==> flow/design.v <==
module unsigned_mult #(
parameter DWIDTH = 8  
)(
input  [  DWIDTH -1:0] op1    ,  
input  [  DWIDTH -1:0] op2    ,  
output [2*DWIDTH -1:0] result    
); 
assign result = op1 * op2;   
endmodule  
module signed_mult #(
parameter DWIDTH = 8  
)(
input  [  DWIDTH -1:0] op1    ,  
input  [  DWIDTH -1:0] op2    ,  
output [2*DWIDTH -1:0] result    
); 
wire   [  DWIDTH -1:0] abs_op1    ;   
wire   [  DWIDTH -1:0] abs_op2    ;   
wire   [2*DWIDTH -1:0] abs_result ;   
assign abs_op1 = op1[DWIDTH-1] ? (~op1 + 'd1) : op1;  
assign abs_op2 = op2[DWIDTH-1] ? (~op2 + 'd1) : op2;  
unsigned_mult #(
.DWIDTH (DWIDTH)  
)i_unsigned_mult_1(
 .op1    (abs_op1    ),  
 .op2    (abs_op2    ),  
 .result (abs_result )   
);  
assign result = (op1[DWIDTH-1] ^ op2[DWIDTH-1]) ? (~abs_result + 'd1) : abs_result; 
endmodule  
module comp_mult_1 #(
parameter DWIDTH = 8  
)(
input                              clk      ,  
input                              rst_n    ,  
input                              sw_rst   ,  
input                              op_val   ,  
output reg                         op_rdy   ,  
input      [      2*2*DWIDTH -1:0] op_data  ,  
output reg                         res_val  ,  
input                              res_rdy  ,  
output     [2*2*(DWIDTH + 1) -1:0] res_data    
); 
wire op_ld    ;  
reg  op_ld_d1 ;  
reg  op_ld_d2 ;  
reg  op_ld_d3 ;  
reg  op_ld_d4 ;  
reg  [  DWIDTH -1:0] x1 ;  
reg  [  DWIDTH -1:0] x2 ;  
reg  [  DWIDTH -1:0] y1 ;  
reg  [  DWIDTH -1:0] y2 ;  
reg  [  DWIDTH -1:0] mult_op1 ;  
reg  [  DWIDTH -1:0] mult_op2 ;  
wire [2*DWIDTH -1:0] prod     ;  
reg  [2*DWIDTH -1:0] prod_1_reg ;  
reg  [2*DWIDTH -1:0] prod_3_reg ;  
reg  [2*DWIDTH -1:0] xr         ;  
reg  [2*DWIDTH -1:0] yr         ;  
always @(posedge clk or negedge rst_n)
if(~rst_n)            op_rdy <= 1'b1 ; else
if(sw_rst)            op_rdy <= 1'b1 ; else
if(op_val & op_rdy)   op_rdy <= 1'b0 ; else 
if(res_val & res_rdy) op_rdy <= 1'b1 ; 
assign op_ld = op_val & op_rdy;
always @(posedge clk or negedge rst_n)
if(~rst_n) begin 
    op_ld_d1 <= 1'b0;
    op_ld_d2 <= 1'b0;
    op_ld_d3 <= 1'b0;
    op_ld_d4 <= 1'b0;
end else 
if(sw_rst) begin 
    op_ld_d1 <= 1'b0;
    op_ld_d2 <= 1'b0;
    op_ld_d3 <= 1'b0;
    op_ld_d4 <= 1'b0;
end else begin                        
    op_ld_d1 <= op_ld;     
    op_ld_d2 <= op_ld_d1;  
    op_ld_d3 <= op_ld_d2;  
    op_ld_d4 <= op_ld_d3;  
end 
always @(posedge clk or negedge rst_n)
if(~rst_n)    res_val <= 1'b0 ; else  
if(sw_rst)    res_val <= 1'b0 ; else  
if(op_ld_d4)  res_val <= 1'b1 ; else  
if(res_rdy)   res_val <= 1'b0 ;       
always @(posedge clk or negedge rst_n)
if(~rst_n) begin 
    x1 <= 'd0;
    y1 <= 'd0;
    x2 <= 'd0;
    y2 <= 'd0;
end else 
if(sw_rst) begin 
    x1 <= 'd0;
    y1 <= 'd0;
    x2 <= 'd0;
    y2 <= 'd0;
end else 
if(op_ld) begin                        
    x1 <= op_data[4*DWIDTH -1 -: DWIDTH]; 
    y1 <= op_data[3*DWIDTH -1 -: DWIDTH]; 
    x2 <= op_data[2*DWIDTH -1 -: DWIDTH]; 
    y2 <= op_data[1*DWIDTH -1 -: DWIDTH]; 
end 
always @(*)
casex({op_ld_d1, op_ld_d2, op_ld_d3, op_ld_d4})
4'b1xxx: mult_op1 = x1  ;
4'b01xx: mult_op1 = y1  ;
4'b001x: mult_op1 = x1  ;
4'b0001: mult_op1 = x2  ;
default: mult_op1 = 'd0 ;
endcase 
always @(*)
casex({op_ld_d1, op_ld_d2, op_ld_d3, op_ld_d4})
4'b1xxx: mult_op2 = x2  ;
4'b01xx: mult_op2 = y2  ;
4'b001x: mult_op2 = y2  ;
4'b0001: mult_op2 = y1  ;
default: mult_op2 = 'd0 ;
endcase
signed_mult #(
.DWIDTH (DWIDTH)  
) i_signed_mult (
 .op1    (mult_op1),  
 .op2    (mult_op2),  
 .result (prod    )   
);  
always @(posedge clk or negedge rst_n)
if(~rst_n)   prod_1_reg <= 'b0 ; else 
if(sw_rst)   prod_1_reg <= 'b0 ; else 
if(op_ld_d1) prod_1_reg <= prod;           
always @(posedge clk or negedge rst_n)
if(~rst_n)   xr <= 'b0              ; else 
if(sw_rst)   xr <= 'b0              ; else 
if(op_ld_d2) xr <= prod_1_reg - prod;      
always @(posedge clk or negedge rst_n)
if(~rst_n)   prod_3_reg <= 'b0 ; else 
if(sw_rst)   prod_3_reg <= 'b0 ; else 
if(op_ld_d3) prod_3_reg <= prod;           
always @(posedge clk or negedge rst_n)
if(~rst_n)   yr <= 'b0              ; else 
if(sw_rst)   yr <= 'b0              ; else 
if(op_ld_d4) yr <= prod_3_reg + prod;       
assign res_data = {{{'d2{xr[2*DWIDTH-1]}},xr},
                   {{'d2{yr[2*DWIDTH-1]}},yr}};  
endmodule  
module comp_mult_2 #(
parameter DWIDTH = 8  
)(
input                              clk      ,  
input                              rst_n    ,  
input                              sw_rst   ,  
input                              op_val   ,  
output reg                         op_rdy   ,  
input      [      2*2*DWIDTH -1:0] op_data  ,  
output reg                         res_val  ,  
input                              res_rdy  ,  
output     [2*2*(DWIDTH + 1) -1:0] res_data    
); 
wire op_ld    ;  
reg  op_ld_d1 ;  
reg  op_ld_d2 ;  
reg  [  DWIDTH -1:0] x1 ;  
reg  [  DWIDTH -1:0] x2 ;  
reg  [  DWIDTH -1:0] y1 ;  
reg  [  DWIDTH -1:0] y2 ;  
wire [  DWIDTH -1:0] mult0_op2 ;  
wire [  DWIDTH -1:0] mult1_op2 ;  
wire [2*DWIDTH -1:0] prod1 ;  
wire [2*DWIDTH -1:0] prod2 ;  
reg  [ 2*DWIDTH-1:0] xr ;  
reg  [ 2*DWIDTH-1:0] yr ;  
always @(posedge clk or negedge rst_n)
if(~rst_n)            op_rdy <= 1'b1 ; else
if(sw_rst)            op_rdy <= 1'b1 ; else
if(op_val & op_rdy)   op_rdy <= 1'b0 ; else 
if(res_val & res_rdy) op_rdy <= 1'b1 ; 
assign op_ld = op_val & op_rdy;
always @(posedge clk or negedge rst_n)
if(~rst_n) begin 
    op_ld_d1 <= 1'b0;
    op_ld_d2 <= 1'b0;
end else 
if(sw_rst) begin 
    op_ld_d1 <= 1'b0;
    op_ld_d2 <= 1'b0;
end else begin                        
    op_ld_d1 <= op_ld; 
    op_ld_d2 <= op_ld_d1; 
end 
always @(posedge clk or negedge rst_n)
if(~rst_n)    res_val <= 1'b0 ; else  
if(sw_rst)    res_val <= 1'b0 ; else  
if(op_ld_d2)  res_val <= 1'b1 ; else  
if(res_rdy)   res_val <= 1'b0 ;       
always @(posedge clk or negedge rst_n)
if(~rst_n) begin 
    x1 <= 'd0;
    y1 <= 'd0;
    x2 <= 'd0;
    y2 <= 'd0;
end else 
if(sw_rst) begin 
    x1 <= 'd0;
    y1 <= 'd0;
    x2 <= 'd0;
    y2 <= 'd0;
end else 
if(op_ld) begin                        
    x1 <= op_data[4*DWIDTH -1 -: DWIDTH]; 
    y1 <= op_data[3*DWIDTH -1 -: DWIDTH]; 
    x2 <= op_data[2*DWIDTH -1 -: DWIDTH]; 
    y2 <= op_data[1*DWIDTH -1 -: DWIDTH]; 
end 
assign mult0_op2 = op_ld_d1 ? x2 : y2 ;  
assign mult1_op2 = op_ld_d1 ? y2 : x2 ;  
signed_mult #(
.DWIDTH (DWIDTH)  
)i_signed_mult_0(
 .op1    (x1        ),  
 .op2    (mult0_op2 ),  
 .result (prod1     )   
);  
signed_mult #(
.DWIDTH (DWIDTH)  
)i_signed_mult_1(
 .op1    (y1        ),  
 .op2    (mult1_op2 ),  
 .result (prod2     )   
);  
always @(posedge clk or negedge rst_n)
if(~rst_n)   xr <= 'b0             ; else 
if(sw_rst)   xr <= 'b0             ; else 
if(op_ld_d1) xr <= prod1 - prod2 ;       
always @(posedge clk or negedge rst_n)
if(~rst_n)   yr <= 'b0           ; else 
if(sw_rst)   yr <= 'b0           ; else 
if(op_ld_d2) yr <= prod1 + prod2 ;       
assign res_data = {{{'d2{xr[2*DWIDTH-1]}},xr},
                   {{'d2{yr[2*DWIDTH-1]}},yr}};  
endmodule  
module comp_mult_4 #(
parameter DWIDTH = 8  
)(
input                              clk      ,  
input                              rst_n    ,  
input                              sw_rst   ,  
input                              op_val   ,  
output reg                         op_rdy   ,  
input      [      2*2*DWIDTH -1:0] op_data  ,  
output reg                         res_val  ,  
input                              res_rdy  ,  
output     [2*2*(DWIDTH + 1) -1:0] res_data    
); 
wire op_ld;  
wire [  DWIDTH -1:0] x1 ;  
wire [  DWIDTH -1:0] x2 ;  
wire [  DWIDTH -1:0] y1 ;  
wire [  DWIDTH -1:0] y2 ;  
wire [2*DWIDTH -1:0] prod1  ;  
wire [2*DWIDTH -1:0] prod2  ;  
wire [2*DWIDTH -1:0] prod3  ;  
wire [2*DWIDTH -1:0] prod4  ;  
reg  [2*DWIDTH-1 :0] xr ;  
reg  [2*DWIDTH-1 :0] yr ;  
always @(posedge clk or negedge rst_n)
if(~rst_n)            op_rdy <= 1'b1 ; else
if(sw_rst)            op_rdy <= 1'b1 ; else
if(op_val & op_rdy)   op_rdy <= 1'b0 ; else 
if(res_rdy)           op_rdy <= 1'b1 ; 
assign op_ld = op_val & op_rdy;
always @(posedge clk or negedge rst_n)
if(~rst_n)              res_val <= 1'b0 ; else  
if(sw_rst)              res_val <= 1'b0 ; else  
if(op_ld)               res_val <= 1'b1 ; else  
if(res_rdy)             res_val <= 1'b0 ;       
assign x1 = op_data[4*DWIDTH -1 -: DWIDTH]; 
assign y1 = op_data[3*DWIDTH -1 -: DWIDTH]; 
assign x2 = op_data[2*DWIDTH -1 -: DWIDTH]; 
assign y2 = op_data[1*DWIDTH -1 -: DWIDTH]; 
signed_mult #(
.DWIDTH (DWIDTH)  
)i_signed_mult_0(
 .op1    (x1     ),  
 .op2    (x2     ),  
 .result (prod1  )   
);  
signed_mult #(
.DWIDTH (DWIDTH)  
)i_signed_mult_1(
 .op1    (x1     ),  
 .op2    (y2     ),  
 .result (prod2  )   
);  
signed_mult #(
.DWIDTH (DWIDTH)  
)i_signed_mult_2(
 .op1    (x2     ),  
 .op2    (y1     ),  
 .result (prod3  )   
);  
signed_mult #(
.DWIDTH (DWIDTH)  
)i_signed_mult_3(
 .op1    (y1     ),  
 .op2    (y2     ),  
 .result (prod4  )   
);  
always @(posedge clk or negedge rst_n)
if(~rst_n)   xr <= 'b0           ; else 
if(sw_rst)   xr <= 'b0           ; else 
if(op_ld)    xr <= prod1 - prod4 ;       
always @(posedge clk or negedge rst_n)
if(~rst_n)   yr <= 'b0           ; else 
if(sw_rst)   yr <= 'b0           ; else 
if(op_ld)    yr <= prod2 + prod3 ;       
assign res_data = {{{'d2{xr[2*DWIDTH-1]}},xr},
                   {{'d2{yr[2*DWIDTH-1]}},yr}};  
endmodule  
module comp_mult_wrapper #(
parameter DWIDTH  = 8 ,  
parameter NO_MULT = 4    
)(
input                          clk      ,  
input                          rst_n    ,  
input                          sw_rst   ,  
input                          op_val   ,  
output                         op_rdy   ,  
input  [      2*2*DWIDTH -1:0] op_data  ,  
output                         res_val  ,  
input                          res_rdy  ,  
output [2*2*(DWIDTH + 1) -1:0] res_data    
); 
generate 
    if(NO_MULT == 4) begin : GEN_4_MULTS
        comp_mult_4 #(
        .DWIDTH (DWIDTH)  
        )i_comp_mult_4 (
        .clk      (clk      ),  
        .rst_n    (rst_n    ),  
        .sw_rst   (sw_rst   ),  
        .op_val   (op_val   ),  
        .op_rdy   (op_rdy   ),  
        .op_data  (op_data  ),  
        .res_val  (res_val  ),  
        .res_rdy  (res_rdy  ),  
        .res_data (res_data )   
        ); 
    end
    else if(NO_MULT == 2) begin : GEN_2_MULTS
        comp_mult_2 #(
        .DWIDTH (DWIDTH)  
        )i_comp_mult_2 (
        .clk      (clk      ),  
        .rst_n    (rst_n    ),  
        .sw_rst   (sw_rst   ),  
        .op_val   (op_val   ),  
        .op_rdy   (op_rdy   ),  
        .op_data  (op_data  ),  
        .res_val  (res_val  ),  
        .res_rdy  (res_rdy  ),  
        .res_data (res_data )   
        ); 
    end else if(NO_MULT == 1) begin : GEN_1_MULT
        comp_mult_1 #(
        .DWIDTH (DWIDTH)  
        )i_comp_mult_1 (
        .clk      (clk      ),  
        .rst_n    (rst_n    ),  
        .sw_rst   (sw_rst   ),  
        .op_val   (op_val   ),  
        .op_rdy   (op_rdy   ),  
        .op_data  (op_data  ),  
        .res_val  (res_val  ),  
        .res_rdy  (res_rdy  ),  
        .res_data (res_data )   
        ); 
    end
    else begin : ERROR
        initial begin 
            $display("%M ERROR: Invalid number of multipliers, NO_MULT should be 1, 2 or 4 \n");
            $stop;
        end 
    end 
endgenerate 
endmodule  
module comp_mult_top #(
parameter NO_MULT   = 4     ,  
parameter APB_BADDR = 0     ,  
parameter SYS_AW    = 16    ,  
parameter REG_DW    = 16       
)(
input                    clk         ,  
input                    rst_n       ,  
input      [ SYS_AW-1:0] apb_paddr   ,  
input                    apb_psel    ,  
input                    apb_penable ,  
input                    apb_pwrite  ,  
input      [REG_DW -1:0] apb_pwdata  ,  
output                   apb_pready  ,  
output reg [REG_DW -1:0] apb_prdata  ,  
output reg               apb_pslverr ,  
output reg               mem_ce      ,  
output reg               mem_we      ,  
output reg [SYS_AW -1:0] mem_addr    ,  
output reg [     8 -1:0] mem_wr_data ,  
input      [     8 -1:0] mem_rd_data    
);
localparam DWIDTH = 8 ;
localparam IDLE   = 2'b00;  
localparam RD_OPS = 2'b01;  
localparam WORK   = 2'b10;  
localparam WR_RES = 2'b11;  
reg  [       REG_DW -1:0] op1_addr      ;  
reg  [       REG_DW -1:0] op2_addr      ;  
reg  [       REG_DW -1:0] res_addr      ;  
reg  [       REG_DW -1:0] no_op         ;  
reg  [       REG_DW -1:0] cfg_start     ;  
reg  [       REG_DW -1:0] sts_stop      ;  
wire                      wr_op1_addr   ;  
wire                      wr_op2_addr   ;  
wire                      wr_res_addr   ;  
wire                      wr_no_op      ;  
wire                      wr_cfg_start  ;  
wire                      wr_sts_stop   ;  
wire                      rd_sts_stop   ;  
wire                      rd_sts_state  ;  
wire                      sel_regs      ;  
reg                       op_val        ;  
wire                      op_rdy        ;  
wire [   2*2*DWIDTH -1:0] op_data       ;  
wire                      res_val       ;  
reg                       res_rdy       ;  
wire [2*2*(DWIDTH+1)-1:0] res_data      ;  
wire                      set_res_rdy   ;  
reg  [     3*DWIDTH -1:0] data_reg      ;  
reg  [            2 -1:0] sts_cstate    ;  
wire                      start         ;  
wire                      sw_rst        ;  
wire                      byte_rd_done  ;  
wire                      byte_wr_done  ;  
wire                      finish        ;  
wire                      next_op       ;  
reg                       mem_ce_d      ;  
reg                       mem_we_d      ;  
wire                      set_mem_ce    ;  
wire                      set_mem_we    ;  
reg  [            3 -1:0] byte_cnt      ;  
reg  [       REG_DW -1:0] op_cnt        ;  
comp_mult_wrapper #(
.DWIDTH  (DWIDTH  ),  
.NO_MULT (NO_MULT )   
) i_comp_mult_wrapper (
.clk      (clk     ),  
.rst_n    (rst_n   ),  
.sw_rst   (sw_rst  ),  
.op_val   (op_val  ),  
.op_rdy   (op_rdy  ),  
.op_data  (op_data ),  
.res_val  (res_val ),  
.res_rdy  (res_rdy ),  
.res_data (res_data)   
); 
assign apb_pready = 1'b1;  
assign wr_op1_addr  = apb_psel & apb_penable &  apb_pwrite & (apb_paddr == APB_BADDR + 0); 
assign wr_op2_addr  = apb_psel & apb_penable &  apb_pwrite & (apb_paddr == APB_BADDR + 1); 
assign wr_res_addr  = apb_psel & apb_penable &  apb_pwrite & (apb_paddr == APB_BADDR + 2); 
assign wr_no_op     = apb_psel & apb_penable &  apb_pwrite & (apb_paddr == APB_BADDR + 3); 
assign wr_cfg_start = apb_psel & apb_penable &  apb_pwrite & (apb_paddr == APB_BADDR + 4); 
assign wr_sts_stop  = apb_psel & apb_penable &  apb_pwrite & (apb_paddr == APB_BADDR + 5);  
assign rd_sts_stop  = apb_psel & apb_penable & ~apb_pwrite & (apb_paddr == APB_BADDR + 5);  
assign rd_sts_state = apb_psel & apb_penable & ~apb_pwrite & (apb_paddr == APB_BADDR + 6);  
assign sel_regs = wr_op1_addr  |
                  wr_op2_addr  |
                  wr_res_addr  |
                  wr_no_op     |
                  wr_cfg_start |
                  wr_sts_stop  |
                  rd_sts_stop  |
                  rd_sts_state ;
always @(posedge clk or negedge rst_n)
if(~rst_n)        apb_pslverr <= 'd0         ; else   
if(apb_pslverr)   apb_pslverr <= 'd0         ; else   
if(apb_penable)   apb_pslverr <= ~sel_regs   ;        
always @(posedge clk or negedge rst_n)
if(~rst_n)          op1_addr  <= 'd0            ; else  
if(wr_op1_addr)     op1_addr  <= apb_pwdata     ; else  
if(byte_rd_done)    op1_addr  <= op1_addr + 'd2 ;
always @(posedge clk or negedge rst_n)
if(~rst_n)          op2_addr  <= 'd0            ; else  
if(wr_op2_addr)     op2_addr  <= apb_pwdata     ; else  
if(byte_rd_done)    op2_addr  <= op2_addr + 'd2 ;
always @(posedge clk or negedge rst_n)
if(~rst_n)          res_addr  <= 'd0            ; else  
if(wr_res_addr)     res_addr  <= apb_pwdata     ; else  
if(byte_wr_done)    res_addr  <= res_addr + 'd6 ;
always @(posedge clk or negedge rst_n)
if(~rst_n)          no_op     <= 'd0            ; else  
if(wr_no_op)        no_op     <= apb_pwdata     ;       
always @(posedge clk or negedge rst_n)              
if(~rst_n)          cfg_start <= 'd0            ; else  
if(~sw_rst & start) cfg_start <= 'd0            ; else  
if(wr_cfg_start)    cfg_start <= apb_pwdata     ;       
always @(posedge clk or negedge rst_n)        
if(~rst_n)          sts_stop  <= 'd0            ; else  
if(wr_sts_stop)     sts_stop  <= apb_pwdata     ; else  
if(finish)          sts_stop  <= {{REG_DW-1{1'b0}}, 1'b1} ;  
always @(posedge clk or negedge rst_n)
if(~rst_n)          apb_prdata <= 'd0                            ; else  
if(rd_sts_stop)     apb_prdata <= sts_stop                       ; else  
if(rd_sts_state)    apb_prdata <= {{REG_DW-2{1'b0}}, sts_cstate} ;       
assign start  = cfg_start[0] & (no_op > 'd0);
assign sw_rst = cfg_start[1];
always @(posedge clk or negedge rst_n)
if(~rst_n) 
    sts_cstate <= IDLE;      
else if(sw_rst) 
    sts_cstate <= IDLE; 
else begin 
    case(sts_cstate)
        IDLE    : if(start)                 
                    sts_cstate <= RD_OPS;   
                  else
                    sts_cstate <= IDLE;
        RD_OPS  : if(byte_rd_done)  
                    sts_cstate <= WORK;     
                  else 
                    sts_cstate <= RD_OPS;
        WORK    : if(res_val)
                    sts_cstate <= WR_RES;   
                  else 
                    sts_cstate <= WORK;
        default : if(finish) 
                    sts_cstate <= IDLE;     
                  else if(next_op)
                    sts_cstate <= RD_OPS;   
                  else 
                    sts_cstate <= WR_RES;
    endcase 
end   
assign byte_rd_done = (sts_cstate == RD_OPS) & (byte_cnt == 3'd3);   
assign byte_wr_done = (sts_cstate == WR_RES) & (byte_cnt == 3'd5);   
assign next_op      = byte_wr_done & (op_cnt != (no_op - 'd1));      
assign finish       = byte_wr_done & (op_cnt == (no_op - 'd1));      
always @(posedge clk or negedge rst_n)
if(~rst_n)          byte_cnt <= 3'd0            ; else  
if(byte_rd_done)    byte_cnt <= 3'd0            ; else  
if(byte_wr_done)    byte_cnt <= 3'd0            ; else  
if(mem_ce)          byte_cnt <= byte_cnt + 3'd1 ;       
always @(posedge clk or negedge rst_n)
if(~rst_n)          op_cnt <= 'd0          ; else  
if(finish)          op_cnt <= 'd0          ; else  
if(next_op)         op_cnt <= op_cnt + 'd1 ;       
always @(posedge clk or negedge rst_n)
if(~rst_n)          op_val <= 1'b0; else   
if(byte_rd_done)    op_val <= 1'b1; else   
if(op_val & op_rdy) op_val <= 1'b0;        
always @(posedge clk or negedge rst_n)
if(~rst_n)          data_reg <= 'd0; else   
if(mem_ce_d & ~mem_we_d) begin              
    case(byte_cnt)
        3'b001 :    data_reg[3*DWIDTH-1 : 2*DWIDTH] <= mem_rd_data;  
        3'b010 :    data_reg[2*DWIDTH-1 : 1*DWIDTH] <= mem_rd_data;  
        3'b011 :    data_reg[1*DWIDTH-1 : 0       ] <= mem_rd_data;  
        default:    data_reg                        <= data_reg; 
    endcase 
end 
assign op_data = {data_reg, mem_rd_data};  
assign set_res_rdy = (sts_cstate == WR_RES) & (byte_cnt == 3'd4);  
always @(posedge clk or negedge rst_n)
if(~rst_n)       res_rdy <= 1'b0; else   
if(set_res_rdy)  res_rdy <= 1'b1; else   
if(byte_wr_done) res_rdy <= 1'b0;        
always @(*) 
    if(sts_cstate == RD_OPS)
        if(byte_cnt < 3'd2) mem_addr = op1_addr + byte_cnt       ; else  
                            mem_addr = op2_addr + byte_cnt - 'd2 ;       
    else  
                            mem_addr = res_addr + byte_cnt;              
always @(*)
    case(byte_cnt)
        3'b000  : mem_wr_data <= res_data[25:18];           
        3'b001  : mem_wr_data <= res_data[33:26];           
        3'b010  : mem_wr_data <= {6'd0, res_data[35:34]};   
        3'b011  : mem_wr_data <= res_data[ 7:0 ];           
        3'b100  : mem_wr_data <= res_data[15:8 ];           
        default : mem_wr_data <= {6'd0, res_data[17:16]};   
    endcase 
assign set_mem_ce = ((sts_cstate == IDLE)   & start   ) |   
                    ((sts_cstate == WR_RES) & next_op ) |   
                    ((sts_cstate == WORK)   & res_val ) ;   
always @(posedge clk or negedge rst_n)
if(~rst_n)        mem_ce <= 1'b0; else  
if(set_mem_ce)    mem_ce <= 1'b1; else  
if(byte_rd_done | byte_wr_done) 
                  mem_ce <= 1'b0;       
assign set_mem_we = (sts_cstate == WORK) & res_val;  
always @(posedge clk or negedge rst_n)
if(~rst_n)        mem_we <= 1'b0; else     
if(set_mem_we)    mem_we <= 1'b1; else     
if(byte_wr_done)  mem_we <= 1'b0;          
always @(posedge clk or negedge rst_n)
if(~rst_n) mem_ce_d <= 1'b0   ; else       
if(sw_rst) mem_ce_d <= 1'b0   ; else       
           mem_ce_d <= mem_ce ;        
always @(posedge clk or negedge rst_n)    
if(~rst_n) mem_we_d <= 1'b0   ; else       
if(sw_rst) mem_we_d <= 1'b0   ; else       
           mem_we_d <= mem_we ;
endmodule  
Tool chain data of comp_mult_top
The steps from the RTL of comp_mult_top to its reports follow in flow order.
Line numbers count from 1 in the design file above.
Operators: Yosys type, input widths -> output width; for muxes data width and select width s.
Library cell names are shortened.
A cell with - has no value.
Set-up
  top module: comp_mult_top
  clock port: clk
  cell library: sky130hd
  library corner: tt_025C_1v80

After elaboration
Yosys after proc, flatten, opt, wreduce and memory -nomap, before mapping. Memory bits, and registers merged into a memory's read port (data or address), are not among the register bits. Print and check cells are not counted. Equal cells are merged and count once.
Bit counts
  bits in registers: 184
  word-level cells: 191
  input port bits: 45
  output and inout port bits: 44
Cells by class
  bitwise operators: 49
  equal/unequal tests: 16
  reductions and logical operators: 20
  $lt $le $gt $ge: 2
  multiply operators: 4
  add/subtract/negate cells: 20
  mux-type cells: 56
Operator list (number)
  $mul 8x8->16: 4
  $mux 16: 22
  $add 16x1->16 const B: 5
  $not 16->16: 4
  $add 16x3->16: 3
  $eq 16x3->1 const B: 3
  $pmux 8 s5: 1
  $add 16x2->16 const B: 2
  $eq 16x2->1 const B: 2
  $eq 16x32->1: 1
  $ne 16x32->1: 1
  $add 8x1->8 const B: 4
  $not 8->8: 4
  $mux 8: 4
  $reduce_bool 2->1: 12
  $and 1x1->1: 23
  $mux 1: 19
  $sub 16x1->17 const B: 1
  $gt 16x1->1 const B: 1
  $eq 16x1->1 const B: 1
  $add 16x16->16: 1
  $sub 16x16->16: 1
  $sub 16x2->16 const B: 1
  $add 16x3->16 const B: 1
  $logic_not 16->1: 1
  $mux 2: 6
  $or 1x1->1: 10
  $mux 3: 3
Not listed: further kinds 14, cells in them 26.

Depth
Yosys ltp: most cells in a row. Word level: on the elaborated netlist, between registers, memories and ports. Mapped: between sequential cells and ports; inverters and the memories' decode and read muxes count.
Depth
  depth after elaboration: 13
  ABC_AREA: 0
  gate-level depth with buffers: 34
  gate-level depth less buffers: 31

After synthesis
The flow's flattened synthesis, as Yosys stat reports it; memories are mapped. The netlist is that of the ABC_AREA named above (0 if unset); the other value can give another one.
Totals and module areas in this step are rounded.
Synthesis totals
  chip area (Yosys): 0.0214 mm²
  buffers: 100
  cell count: 2497
  mapped flip-flops: 184
Cells by type
  dfrtp_1: number 183, total area 4.58E+03 µm²
  fa_1: number 149, total area 2.98E+03 µm²
  ha_1: number 227, total area 2.84E+03 µm²
  xnor2_1: number 159, total area 1.39E+03 µm²
  nor2_1: number 331, total area 1.24E+03 µm²
  inv_1: number 291, total area 1.09E+03 µm²
  xor2_1: number 91, total area 797.014 µm²
  o21ai_0: number 147, total area 735.706 µm²
  nand2_1: number 178, total area 668.141 µm²
  mux2_2: number 45, total area 506.736 µm²
  a21oi_1: number 95, total area 475.456 µm²
  a22o_1: number 40, total area 350.336 µm²
  clkbuf_1: number 92, total area 345.331 µm²
  nand3_1: number 40, total area 200.192 µm²
  or2_2: number 32, total area 200.192 µm²
  nor3_1: number 36, total area 180.173 µm²
  or3_1: number 27, total area 168.912 µm²
  a21o_1: number 21, total area 157.651 µm²
Not listed: further types 67, cells in them 313.
The figures by module come from a second, unflattened synthesis with its own total; it is not the netlist above.
Second synthesis, totals
  cells (unflattened synthesis): 2698
  area (unflattened synthesis): 0.023 mm²
Rows give one instance, submodules left out.
Modules
  comp_mult_top: sequential area 0.00375 mm², cells 1026, instances 1, area 0.00923 mm²
  unsigned_mult (DWIDTH=8): sequential area 0 mm², cells 243, instances 4, area 0.00211 mm²
  comp_mult_4 (DWIDTH=8): sequential area 0.000852 mm², cells 328, instances 1, area 0.00276 mm²
  signed_mult (DWIDTH=8): sequential area 0 mm², cells 93, instances 4, area 0.000646 mm²
  comp_mult_wrapper: sequential area 0 mm², cells 0, instances 1, area 0 mm²

Worst setup path after synthesis
Source: OpenSTA report_checks on the synthesized netlist (no wires, ideal clock, input and output delay 20% of the period each), path of least setup slack; recovery checks are left aside. Register names are those of the netlist, which keeps one name where synthesis merged equal registers.
Timing path post-synthesis
  path type: input to register
  from: input mem_rd_data[0]
  to: register i_comp_mult_wrapper.GEN_4_MULTS.i_comp_mult_4.yr[15]
  clock period: 10.0 ns
  required time: 9.879 ns
  driving pins on the path: 30
  path delay: 7.082 ns
  library setup time: 0.121 ns
  setup slack: 0.918 ns
  path buffers: 2
  input delay: 2.000 ns
  arrival time: 8.961 ns
  period reached after synthesis: 9.082 ns
"path delay" is the arrival time less input delay plus setup time.
"driving pins on the path": output pins that drive a net of the path, with the launching flip-flop's if there is one; two outputs of one cell count as two.
"period reached after synthesis" is the clock period less the worst setup slack; recovery checks do not enter. This is arithmetic on one report: input and output delays are still those of the set period (20% each).
The rows between start and end are the longest chain of elaborated cells between them; the timing report does not say that the signal goes this way. Where chains are equally long, one stands for them.
Each line given opens the expression or statement behind the cell; cells for indexed reads and writes are added by Yosys, which also makes memories of some case tables.
A register here has more assigning lines than the two given.
On the way, post-synthesis
  path through: inv_1 > clkbuf_1 > ha_1 > nand2b_1 > o21ai_0 > xor2_1 > clkbuf_1 > nor2_1 > fa_1 > inv_1 > fa_1 > inv_1 > fa_1 > inv_1 > fa_1 > inv_1 > ha_1 > o21a_1 > a2111oi_0 > nor2_1 > xor2_1 > nor3_1 > a21oi_1 > xnor2_1 > ha_1 > a21o_1 > a31oi_1 > o21ai_0 > xnor2_1 > a22o_1
  cells in the longest elaborated chain: 10
  elaborated cells on any way between the ends: 10
  RTL lines with such cells: 5
  those cells by class: add/sub: 3; mul: 1; mux: 4; logic: 2
Ends and longest elaborated chain, post-synthesis
  start, declared: line 410  | input      [     8 -1:0] mem_rd_data
  $not 8->8: line 21  | assign abs_op2 = op2[DWIDTH-1] ? (~op2 + 'd1) : op2;
  $add 8x1->8: line 21
  $mux 8: line 21
  $mul 8x8->16: line 8  | assign result = op1 * op2;
  $not 16->16: line 29  | assign result = (op1[DWIDTH-1] ^ op2[DWIDTH-1]) ? (~abs_result + 'd1) : abs_result;
  $add 16x1->16: line 29
  $mux 16: line 29
  $add 16x16->16: line 319  | if(op_ld)    yr <= prod2 + prod3 ;
  $mux 16: line 319
  $mux 16: line 318  | if(sw_rst)   yr <= 'b0           ; else
  end, assigned: line 318
  end, assigned: line 319
  end, declared: line 268  | reg  [2*DWIDTH-1 :0] yr ;

Worst path after layout
From the final timing report of flow run A: the path of least setup slack in the routed layout; clock arrival at registers is part of the times.
Timing path after layout
  path type: input to register
  from: input mem_rd_data[2]
  to: register i_comp_mult_wrapper.GEN_4_MULTS.i_comp_mult_4.xr[15]
  clock period: 9.98 ns
  setup slack: 0.85 ns
  driving pins on the path: 27
  library setup time: 0.11 ns
  arrival time: 9.51 ns
  path buffers: 3
  required time: 10.36 ns
  input delay: 2.00 ns
The rows between start and end are the longest chain of elaborated cells between them; the timing report does not say that the signal goes this way. Where chains are equally long, one stands for them.
A register here has more assigning lines than the two given.
On the way, after layout
  path through: clkdlybuf4s50_1 > or3_4 > or4b_2 > buf_4 > nor2_1 > fa_1 > fa_1 > fa_1 > inv_1 > fa_1 > inv_1 > ha_1 > nor2b_1 > a221oi_1 > nand3_1 > nor4b_4 > buf_4 > nand3_1 > or3_1 > o21a_1 > xnor2_1 > ha_1 > nand2_1 > o21ai_1 > xnor2_1 > xnor2_1 > a22o_1
  cells in the longest elaborated chain: 10
  elaborated cells on any way between the ends: 10
  RTL lines with such cells: 5
  those cells by class: add/sub: 3; mul: 1; mux: 4; logic: 2
Ends and longest elaborated chain, after layout
  start, declared: line 410  | input      [     8 -1:0] mem_rd_data
  $not 8->8: line 21  | assign abs_op2 = op2[DWIDTH-1] ? (~op2 + 'd1) : op2;
  $add 8x1->8: line 21
  $mux 8: line 21
  $mul 8x8->16: line 8  | assign result = op1 * op2;
  $not 16->16: line 29  | assign result = (op1[DWIDTH-1] ^ op2[DWIDTH-1]) ? (~abs_result + 'd1) : abs_result;
  $add 16x1->16: line 29
  $mux 16: line 29
  $sub 16x16->16: line 315  | if(op_ld)    xr <= prod1 - prod4 ;
  $mux 16: line 315
  $mux 16: line 314  | if(sw_rst)   xr <= 'b0           ; else
  end, assigned: line 314
  end, assigned: line 315
  end, declared: line 267  | reg  [2*DWIDTH-1 :0] xr ;

Subject: comp_mult_top on sky130hd, stored results

Hello all,

Measured results for comp_mult_top: 4 stored runs of the Yosys and OpenROAD flow on sky130hd. The settings differ; the order carries no meaning. The constraints put input and output delay at 20% of the set period each and load the outputs with 0.01 pF.
"period reached" is the run's clock period less its worst setup slack. It is reckoned from that one timing run; input and output delays stay at 20% of the period that was set.
By "critical setup path time" is meant the share of the clock period that the worst setup path is allowed (20% is reserved at inputs, 20% at outputs), minus its slack. Clock arrival times at its registers enter into it.
By "overall power" is meant OpenSTA's value without simulated activity: inputs other than the clock are taken to toggle once in ten clock periods, and the tool carries that through the logic.
Results are given in rounded form.

==> flow run A: settings <==
{ "ABC_AREA": 0, "CAP_MARGIN": 10, "CELL_PAD_IN_SITES_DETAIL_PLACEMENT": 1, "CORE_MARGIN": 7, "CORE_UTILIZATION": 41, "CTS_CLUSTER_SIZE": 40, "GPL_ROUTABILITY_DRIVEN": 1, "GPL_TIMING_DRIVEN": 1, "HOLD_SLACK_MARGIN": 0.19, "MAX_ROUTING_LAYER": "met4", "PLACE_DENSITY": 0.59, "SETUP_SLACK_MARGIN": 0.67, "period_ns": 9.98, "SLEW_MARGIN": 20 }
==> flow run A: results <==
area of the standard cells in the finished layout: 0.0238 mm²
utilization of the finished layout: 46.3%
die footprint: 0.0587 mm²
period reached: 9.131 ns
overall power: 2.59 mW
worst slack on setup checks: 0.849 ns
critical setup path time: 7.13 ns
worst setup path type: input to register
synthesized cell area: 0.0214 mm²
sum of negative setup slack: 0.000 ns
worst hold slack after layout: 0.435 ns

==> flow run B: settings <==
{ "ABC_AREA": 0, "CAP_MARGIN": 5, "CELL_PAD_IN_SITES_DETAIL_PLACEMENT": 1, "CORE_MARGIN": 7, "CORE_UTILIZATION": 41, "CTS_CLUSTER_SIZE": 92, "GPL_ROUTABILITY_DRIVEN": 1, "GPL_TIMING_DRIVEN": 0, "HOLD_SLACK_MARGIN": 0.19, "MAX_ROUTING_LAYER": "met5", "PLACE_DENSITY_LB_ADDON": 0.17, "SETUP_SLACK_MARGIN": 0.67, "SLEW_MARGIN": 40, "period_ns": 9.98 }
==> flow run B: results <==
area of the standard cells in the finished layout: 0.0241 mm²
utilization of the finished layout: 46.8%
die footprint: 0.0587 mm²
period reached: 9.053 ns
overall power: 2.63 mW
worst slack on setup checks: 0.927 ns
critical setup path time: 7.06 ns
worst setup path type: input to register
synthesized cell area: 0.0214 mm²
sum of negative setup slack: 0.000 ns
worst hold slack after layout: 0.454 ns

==> flow run C: settings <==
{ "CAP_MARGIN": 25, "CELL_PAD_IN_SITES_DETAIL_PLACEMENT": 2, "CELL_PAD_IN_SITES_GLOBAL_PLACEMENT": 3, "CORE_ASPECT_RATIO": 1.59, "CORE_MARGIN": 6, "CORE_UTILIZATION": 64, "CTS_CLUSTER_DIAMETER": 22, "GPL_TIMING_DRIVEN": 1, "HOLD_SLACK_MARGIN": -0.05, "MAX_ROUTING_LAYER": "met5", "PLACE_DENSITY": 0.93, "SETUP_SLACK_MARGIN": -0.74, "SLEW_MARGIN": 10, "TNS_END_PERCENT": 40, "period_ns": 7.83 }
==> flow run C: results <==
no results, placement failed with GPL-0301

==> flow run D: settings <==
{ "CORE_UTILIZATION": 33, "period_ns": 9.39, "CAP_MARGIN": 20, "CORE_MARGIN": 2, "SLEW_MARGIN": 20 }
==> flow run D: results <==
area of the standard cells in the finished layout: 0.0241 mm²
utilization of the finished layout: 37.5%
die footprint: 0.0669 mm²
period reached: 8.800 ns
overall power: 2.71 mW
worst slack on setup checks: 0.590 ns
critical setup path time: 6.92 ns
worst setup path type: input to register
synthesized cell area: 0.0214 mm²
sum of negative setup slack: 0.000 ns
worst hold slack after layout: 0.439 ns

Thanks
